==> flow/design.v <==
`default_nettype none
module toHex(
    input wire clk,
    input wire rst,
    input wire [3:0] value,
    output reg [7:0] hexChar
);
    always @(posedge clk) begin
        if (rst)
            hexChar <= "0";
        else
            hexChar <= (value <= 4'd9) ? 8'd48 + value : 8'd55 + value;
    end
endmodule
module flashNavigator
#(
  parameter STARTUP_WAIT = 32'd1000
)
(
    input wire clk,
    input wire rst,
    output reg flashClk,
    input wire flashMiso,
    output reg flashMosi,
    output reg flashCs,
    input wire [5:0] charAddress,
    output reg [7:0] charOutput,
    input wire btn1,
    input wire btn2
);
reg [23:0] readAddress;
localparam [7:0] command = 8'h03;
reg [7:0] currentByteOut;
reg [7:0] currentByteNum;
reg [255:0] dataIn;
reg [255:0] dataInBuffer;
localparam STATE_INIT_POWER = 8'd0;
localparam STATE_LOAD_CMD_TO_SEND = 8'd1;
localparam STATE_SEND = 8'd2;
localparam STATE_LOAD_ADDRESS_TO_SEND = 8'd3;
localparam STATE_READ_DATA = 8'd4;
localparam STATE_DONE = 8'd5;
reg [23:0] dataToSend;
reg [8:0] bitsToSend;
reg [32:0] counter;
reg [2:0] state;
reg [2:0] returnState;
reg dataReady;
always @(posedge clk) begin
if (rst) begin
  flashClk <= 0;
  flashMosi <= 0;
  flashCs <= 1;
  readAddress <= 0;
  currentByteOut <= 0;
  currentByteNum <= 0;
  dataIn <= 0;
  dataInBuffer <= 0;
  dataToSend <= 0;
  bitsToSend <= 0;
  counter <= 0;
  state <= 0;
  returnState <= 0;
  dataReady <= 0;
end
else
case (state)
  STATE_INIT_POWER: begin
    if (counter > STARTUP_WAIT && btn1 == 1 && btn2 == 1) begin
      state <= STATE_LOAD_CMD_TO_SEND;
      counter <= 32'b0;
      dataReady <= 0;
      currentByteNum <= 0;
      currentByteOut <= 0;
    end
    else
      counter <= counter + 1;
  end
  STATE_LOAD_CMD_TO_SEND: begin
      flashCs <= 0;
      dataToSend[23-:8] <= command;
      bitsToSend <= 8;
      state <= STATE_SEND;
      returnState <= STATE_LOAD_ADDRESS_TO_SEND;
  end
  STATE_SEND: begin
    if (counter == 32'd0) begin
      flashClk <= 0;
      flashMosi <= dataToSend[23];
      dataToSend <= {dataToSend[22:0],1'b0};
      bitsToSend <= bitsToSend - 1;
      counter <= 1;
    end
    else begin
      counter <= 32'd0;
      flashClk <= 1;
      if (bitsToSend == 0)
        state <= returnState;
    end
  end
  STATE_LOAD_ADDRESS_TO_SEND: begin
    dataToSend <= readAddress;
    bitsToSend <= 24;
    state <= STATE_SEND;
    returnState <= STATE_READ_DATA;
    currentByteNum <= 0;
  end
  STATE_READ_DATA: begin
    if (counter[0] == 1'd0) begin
      flashClk <= 0;
      counter <= counter + 1;
      if (counter[3:0] == 0 && counter > 0) begin
        dataIn[(currentByteNum << 3)+:8] <= currentByteOut;
        currentByteNum <= currentByteNum + 1;
        if (currentByteNum == 31)
          state <= STATE_DONE;
      end
    end
    else begin
      flashClk <= 1;
      currentByteOut <= {currentByteOut[6:0], flashMiso};
      counter <= counter + 1;
    end
  end
  STATE_DONE: begin
    dataReady <= 1;
    flashCs <= 1;
    dataInBuffer <= dataIn;
    counter <= STARTUP_WAIT;
    if (btn1 == 0) begin 
      readAddress <= readAddress + 24;
      state <= STATE_INIT_POWER;
    end
    else if (btn2 == 0) begin 
      readAddress <= readAddress - 24;
      state <= STATE_INIT_POWER;
    end
  end
  default: ;
endcase
end
wire [7:0] byteDisplayNumber;
wire lowerBit;
wire [7:0] hexCharOutput;
wire [3:0] currentHexVal;
reg [7:0] chosenByte;
wire [7:0] hexChar;
reg [3:0] addrNibble;
always @(*) begin
  case (4'd13 - charAddress[3:0])
    4'd0: addrNibble = readAddress[3:0];
    4'd1: addrNibble = readAddress[7:4];
    4'd2: addrNibble = readAddress[11:8];
    4'd3: addrNibble = readAddress[15:12];
    4'd4: addrNibble = readAddress[19:16];
    4'd5: addrNibble = readAddress[23:20];
    default: addrNibble = 4'd0;
  endcase
end
toHex hexConv(
clk,
rst,
addrNibble,
hexChar
);
always @(posedge clk) begin
if (rst) begin
  chosenByte <= 0;
  charOutput <= 0;
end
else begin
chosenByte <= dataInBuffer[(byteDisplayNumber << 3)+:8];
if (charAddress[5:4] == 2'b11) begin
  case (charAddress[3:0])
    0: charOutput <= "A";
    1: charOutput <= "d";
    2: charOutput <= "d";
    3: charOutput <= "r";
    4: charOutput <= ":";
    6: charOutput <= "0";
    7: charOutput <= "x";
    8,9,10,11,12,13: charOutput <= hexChar;
    15: charOutput <= dataReady ? " " : "L";
    default: charOutput <= " ";
  endcase
end
else
  charOutput <= hexCharOutput;
end
end
assign byteDisplayNumber = {3'b000, charAddress[5:1]};
assign lowerBit = charAddress[0];
assign currentHexVal = lowerBit ? chosenByte[3:0] : chosenByte[7:4];
toHex hexConvert(
clk,
rst,
currentHexVal,
hexCharOutput
);
endmodule
Step by step through the tools: flashNavigator
Tool output for the design above, in the order of the flow.
Lines are those of the file above, counted from 1.
Operators carry their Yosys type and port widths (W data, S select, Z words).
Cell names lack the library's common part.
{"block": "design", "top": "flashNavigator", "clk_port": "clk", "cell_library": "sky130hd", "corner": "tt_025C_1v80"}

Elaborated design
Source: Yosys, flattened and elaborated, memories not mapped. Widths are those after wreduce. Registers that Yosys merges into a memory's read port (data or address) are not register bits. Print and check cells do not count.
{"block": "op_classes", "muxes": 40, "n_logic": 4, "compare": 4, "eq_ne": 35, "add_sub_neg": 11, "reduce_and_logical": 31, "n_shift": 3}
{"block": "op_table", "op": "$and A256 B256 Y256", "count": 1}
{"block": "op_table", "op": "$or A256 B256 Y256", "count": 1}
{"block": "op_table", "op": "$shiftx A256 B9 Y8", "count": 1}
{"block": "op_table", "op": "$not A256 Y256", "count": 1}
{"block": "op_table", "op": "$shift A8 B33 Y256", "count": 1}
{"block": "op_table", "op": "$shift A8 B33 Y256 const A", "count": 1}
{"block": "op_table", "op": "$pmux W33 S4", "count": 1}
{"block": "op_table", "op": "$pmux W8 S8", "count": 1}
{"block": "op_table", "op": "$mux W8", "count": 8}
{"block": "op_table", "op": "$pmux W8 S3", "count": 2}
{"block": "op_table", "op": "$mux W24", "count": 2}
{"block": "op_table", "op": "$add A33 B1 Y33 const B", "count": 1}
{"block": "op_table", "op": "$gt A33 B1 Y1 const B", "count": 1}
{"block": "op_table", "op": "$gt A33 B10 Y1 const B", "count": 1}
{"block": "op_table", "op": "$logic_not A33 Y1", "count": 1}
{"block": "op_table", "op": "$neg A8 Y33", "count": 1}
{"block": "op_table", "op": "$mux W33", "count": 1}
{"block": "op_table", "op": "$pmux W16 S2", "count": 1}
{"block": "op_table", "op": "$eq A4 B4 Y1 const B", "count": 7}
{"block": "op_table", "op": "$add A6 B4 Y7 const A", "count": 4}
{"block": "op_table", "op": "$pmux W9 S3", "count": 1}
{"block": "op_table", "op": "$add A24 B5 Y24 const B", "count": 1}
{"block": "op_table", "op": "$sub A24 B5 Y24 const B", "count": 1}
{"block": "op_table", "op": "$pmux W4 S6", "count": 1}
{"block": "op_table", "op": "$mux W3", "count": 8}
{"block": "op_table", "op": "$eq A4 B3 Y1 const B", "count": 5}
{"block": "op_table", "op": "$ne A2 B2 Y1 const B", "count": 9}
{"block": "op_table", "op": "$eq A4 B2 Y1 const B", "count": 4}
Other operator kinds: 35; their cells: 60.
{"block": "word_totals", "out_inout_bits": 11, "wordCells": 147, "reg_bits": 660}

Longest topological paths
Depth = most cells in a row (Yosys ltp): at word level without a register or memory, in the mapped netlist without a sequential cell, where the memories' decode and read muxes count.
{"block": "logic_depth", "ltp_word": 5, "ABC_AREA": 0, "mapped_depth": 15}

After synthesis
The flow's flattened synthesis, as Yosys stat reports it; memories are mapped. The netlist is that of the ABC_AREA named above (0 if unset); the other value can give another one.
{"block": "types", "cell_type": "dfxtp_1", "count": 650}
{"block": "types", "cell_type": "nand2_1", "count": 754}
{"block": "types", "cell_type": "a21oi_1", "count": 453}
{"block": "types", "cell_type": "mux4_2", "count": 79}
{"block": "types", "cell_type": "mux2i_1", "count": 154}
{"block": "types", "cell_type": "nor2_1", "count": 300}
{"block": "types", "cell_type": "clkbuf_1", "count": 205}
{"block": "types", "cell_type": "o21ai_0", "count": 152}
{"block": "types", "cell_type": "ha_1", "count": 31}
{"block": "types", "cell_type": "nand3_1", "count": 59}
{"block": "types", "cell_type": "xnor2_1", "count": 30}
{"block": "types", "cell_type": "xor2_1", "count": 20}
{"block": "types", "cell_type": "a311oi_1", "count": 16}
{"block": "types", "cell_type": "nor3_1", "count": 26}
{"block": "types", "cell_type": "a211oi_1", "count": 16}
{"block": "types", "cell_type": "buf_1", "count": 30}
{"block": "types", "cell_type": "inv_1", "count": 26}
{"block": "types", "cell_type": "a221oi_1", "count": 10}
Not listed: further types 46, cells in them 157.
{"block": "synth_totals", "stdcells": 3168, "seqArea_mm2": 0.0130125, "area_mm2": 0.0270484, "ffs": 650}
The figures by module come from a second, unflattened synthesis with its own total; it is not the netlist above.
{"block": "unflattened", "hier_cells": 3099, "area_unflattened_mm2": 0.0275714}
Rows give one instance, submodules left out.
{"block": "by_module", "module": "flashNavigator", "area_mm2": 0.0269609, "n_inst": 1, "n_cells": 3039}
{"block": "by_module", "module": "toHex", "area_mm2": 0.0003053, "n_inst": 2, "n_cells": 30}

Path before layout
OpenSTA on the mapped netlist: ideal clock, no wires. The path of least setup slack (recovery checks aside). Input and output delay are each 20% of the period. Register names are those of the netlist, which keeps one name where synthesis merged equal registers.
{"block": "synth_timing", "path_type": "input to register", "start": "input port charAddress[1]", "end": "register hexConv.hexChar[5]", "arrival_ns": 5.688, "required_ns": 9.883, "delay_ns": 3.805, "tclk_ns": 10.0, "driving_pins": 15, "t_first_pin_ns": 2.000, "path_slack_ns": 4.195, "period_less_setup_slack_ns": 5.805}
"delay_ns" is the arrival time less input delay plus setup time.
"driving_pins": output pins that drive a net of the path, with the launching flip-flop's if there is one; two outputs of one cell count as two.
"period_less_setup_slack_ns" = period - worst setup slack (recovery checks aside). The figure is calculated, with input and output delays left at 20% of the set period.
Between the ends stands the longest chain of elaborated cells between them, by number of cells; it is not shown to be the way that was timed. Of several equally long chains one is given.
Each line given opens the expression or statement behind the cell; cells for indexed reads and writes are added by Yosys, which also makes memories of some case tables.
{"block": "synth_between", "cell_sequence": "buf_1 > clkbuf_1 > buf_1 > inv_1 > ha_1 > nor3b_1 > a22oi_1 > nand2_1 > a221oi_1 > inv_1 > ha_1 > or2_2 > a21oi_1 > nand2b_1 > nand2b_1", "elab_chain_len": 5, "cells_between": 12, "cone_lines": 2, "classes_between": "add/sub (3); compare (1); eq/ne (5); mux (2); reduce/logical (1)"}
{"block": "synth_rtl", "element": "start, declared", "line": 26, "text": "input wire [5:0] charAddress,"}
{"block": "synth_rtl", "element": "$sub A4 B4 Y4", "line": 150, "text": "case (4'd13 - charAddress[3:0])"}
{"block": "synth_rtl", "element": "$eq A4 B3 Y1", "line": 150}
{"block": "synth_rtl", "element": "$pmux W4 S6", "line": 150}
{"block": "synth_rtl", "element": "$add A6 B4 Y7", "line": 12, "text": "hexChar <= (value <= 4'd9) ? 8'd48 + value : 8'd55 + value;"}
{"block": "synth_rtl", "element": "$mux W8", "line": 12}
{"block": "synth_rtl", "element": "end, assigned", "line": 10, "text": "hexChar <= \"0\";"}
{"block": "synth_rtl", "element": "end, assigned", "line": 12}
{"block": "synth_rtl", "element": "end, declared", "line": 6, "text": "output reg [7:0] hexChar"}

Path in the finished layout
Path of least setup slack in the final report of run B (OpenROAD, finished layout, wires in). Where an end is a register, its clock arrival counts in the times.
{"block": "layout_timing", "path_type": "register to register", "start": "register currentByteNum[0]", "end": "register dataIn[209]", "path_slack_ns": 1.19, "arrival_ns": 4.20, "driving_pins": 11, "required_ns": 5.39, "tclk_ns": 4.87, "t_first_pin_ns": 0.60}
Between the ends stands the longest chain of elaborated cells between them, by number of cells; it is not shown to be the way that was timed. Of several equally long chains one is given.
At most two assigning lines are given for a register; there are more.
Where a signal picks the word or bit written, the line may be left out of the assigning lines.
{"block": "layout_between", "cell_sequence": "dfxtp_1 > inv_1 > ha_1 > nor2b_1 > nor2b_1 > ha_1 > nor4_2 > nand2_1 > nor2_1 > nand2_1 > a21oi_1", "elab_chain_len": 5, "cells_between": 6, "cone_lines": 1, "classes_between": "add/sub (1); shift (2); logic (3)"}
{"block": "layout_rtl", "element": "start, declared", "line": 34, "text": "reg [7:0] currentByteNum;"}
{"block": "layout_rtl", "element": "start, assigned", "line": 56, "text": "currentByteNum <= 0;"}
{"block": "layout_rtl", "element": "start, assigned", "line": 114, "text": "currentByteNum <= currentByteNum + 1;"}
{"block": "layout_rtl", "element": "$neg A8 Y33", "line": 113, "text": "dataIn[(currentByteNum << 3)+:8] <= currentByteOut;"}
{"block": "layout_rtl", "element": "$shift A8 B33 Y256", "line": 113}
{"block": "layout_rtl", "element": "$not A256 Y256", "line": 113}
{"block": "layout_rtl", "element": "$and A256 B256 Y256", "line": 113}
{"block": "layout_rtl", "element": "$or A256 B256 Y256", "line": 113}
{"block": "layout_rtl", "element": "end, assigned", "line": 57, "text": "dataIn <= 0;"}
{"block": "layout_rtl", "element": "end, declared", "line": 35, "text": "reg [255:0] dataIn;"}

Hand-over note for flashNavigator

Settings and measured results of 5 stored flow runs for module flashNavigator (sky130hd), not sorted in any way. The constraints put input and output delay at 20% of the set period each and load the outputs with 0.01 pF.
"timing.achieved_period_ns": clock period set for the run, less the worst setup slack. It is reckoned from that one timing run; input and output delays stay at 20% of the period that was set.
"worstPathTime_ns" = time allowed to the worst setup path (clock period - input delay - output delay, where it has them) - its slack; a late launch clock adds to it, a late capture clock takes from it.
"total_power_uw": no workload was simulated; the value follows from the tool's default switching activity.

{"run": "run A", "settings": { "ABC_AREA": 1, "CAP_MARGIN": 35, "CELL_PAD_IN_SITES_GLOBAL_PLACEMENT": 3, "CORE_ASPECT_RATIO": 1.1, "CORE_MARGIN": 10, "CORE_UTILIZATION": 53, "CTS_CLUSTER_SIZE": 56, "GPL_ROUTABILITY_DRIVEN": 1, "GPL_TIMING_DRIVEN": 1, "HOLD_SLACK_MARGIN": -0.02, "MAX_ROUTING_LAYER": "met5", "PLACE_DENSITY_LB_ADDON": 0.12, "SETUP_SLACK_MARGIN": 0.5, "SLEW_MARGIN": 10, "TNS_END_PERCENT": 100, "period_ns": 8.65 }, "outcome": "unfinished; error FLW-0024 in placement"}
{"run": "run B", "settings": { "CORE_UTILIZATION": 40, "PLACE_DENSITY": 0.6, "period_ns": 4.87, "CAP_MARGIN": 20, "CORE_MARGIN": 2, "SLEW_MARGIN": 20 }, "results": { "yosys.chip_area_mm2": 0.0270484, "die_mm2": 0.0697171, "post_route_stdcell_area_mm2": 0.0302027, "post_route_util_pct": 45.1, "worst_setup_slack_ns": 1.193, "tns_ns": 0.000, "worst_hold_slack_ns": 0.436, "total_power_uw": 10935, "timing.achieved_period_ns": 3.677, "worstPathTime_ns": 3.68, "timing.worst_path_kind": "register to register" }}
{"run": "run C", "settings": { "ABC_AREA": 1, "CAP_MARGIN": 15, "CELL_PAD_IN_SITES_GLOBAL_PLACEMENT": 2, "CORE_UTILIZATION": 26, "PLACE_DENSITY_LB_ADDON": 0.04, "SLEW_MARGIN": 35, "period_ns": 4.38, "CORE_MARGIN": 2 }, "results": { "yosys.chip_area_mm2": 0.0306044, "die_mm2": 0.120468, "post_route_stdcell_area_mm2": 0.0351112, "post_route_util_pct": 30.1, "worst_setup_slack_ns": 1.057, "tns_ns": 0.000, "worst_hold_slack_ns": 0.448, "total_power_uw": 16694, "timing.achieved_period_ns": 3.323, "worstPathTime_ns": 3.32, "timing.worst_path_kind": "register to register" }}
{"run": "run D", "settings": { "CAP_MARGIN": 15, "CELL_PAD_IN_SITES_DETAIL_PLACEMENT": 1, "CELL_PAD_IN_SITES_GLOBAL_PLACEMENT": 3, "CORE_ASPECT_RATIO": 1.49, "CORE_MARGIN": 4, "CORE_UTILIZATION": 38, "CTS_CLUSTER_DIAMETER": 127, "CTS_CLUSTER_SIZE": 99, "GPL_TIMING_DRIVEN": 0, "HOLD_SLACK_MARGIN": 0.1, "MAX_ROUTING_LAYER": "met4", "PLACE_DENSITY_LB_ADDON": 0.05, "TNS_END_PERCENT": 70, "period_ns": 6.5, "SLEW_MARGIN": 20 }, "results": { "yosys.chip_area_mm2": 0.0270484, "die_mm2": 0.0755968, "post_route_stdcell_area_mm2": 0.0289578, "post_route_util_pct": 41.0, "worst_setup_slack_ns": 0.559, "tns_ns": 0.000, "worst_hold_slack_ns": 0.255, "total_power_uw": 6115, "timing.achieved_period_ns": 5.941, "worstPathTime_ns": 4.64, "timing.worst_path_kind": "input to register" }}
{"run": "run E", "settings": { "ABC_AREA": 1, "CAP_MARGIN": 35, "CELL_PAD_IN_SITES_GLOBAL_PLACEMENT": 3, "CORE_ASPECT_RATIO": 1.1, "CORE_MARGIN": 8, "CORE_UTILIZATION": 53, "CTS_CLUSTER_SIZE": 56, "GPL_ROUTABILITY_DRIVEN": 1, "GPL_TIMING_DRIVEN": 1, "HOLD_SLACK_MARGIN": -0.02, "MAX_ROUTING_LAYER": "met5", "PLACE_DENSITY_LB_ADDON": 0.12, "SETUP_SLACK_MARGIN": 0.5, "SLEW_MARGIN": 10, "TNS_END_PERCENT": 100, "period_ns": 8.65 }, "outcome": "unfinished; error FLW-0024 in placement"}

End of note.
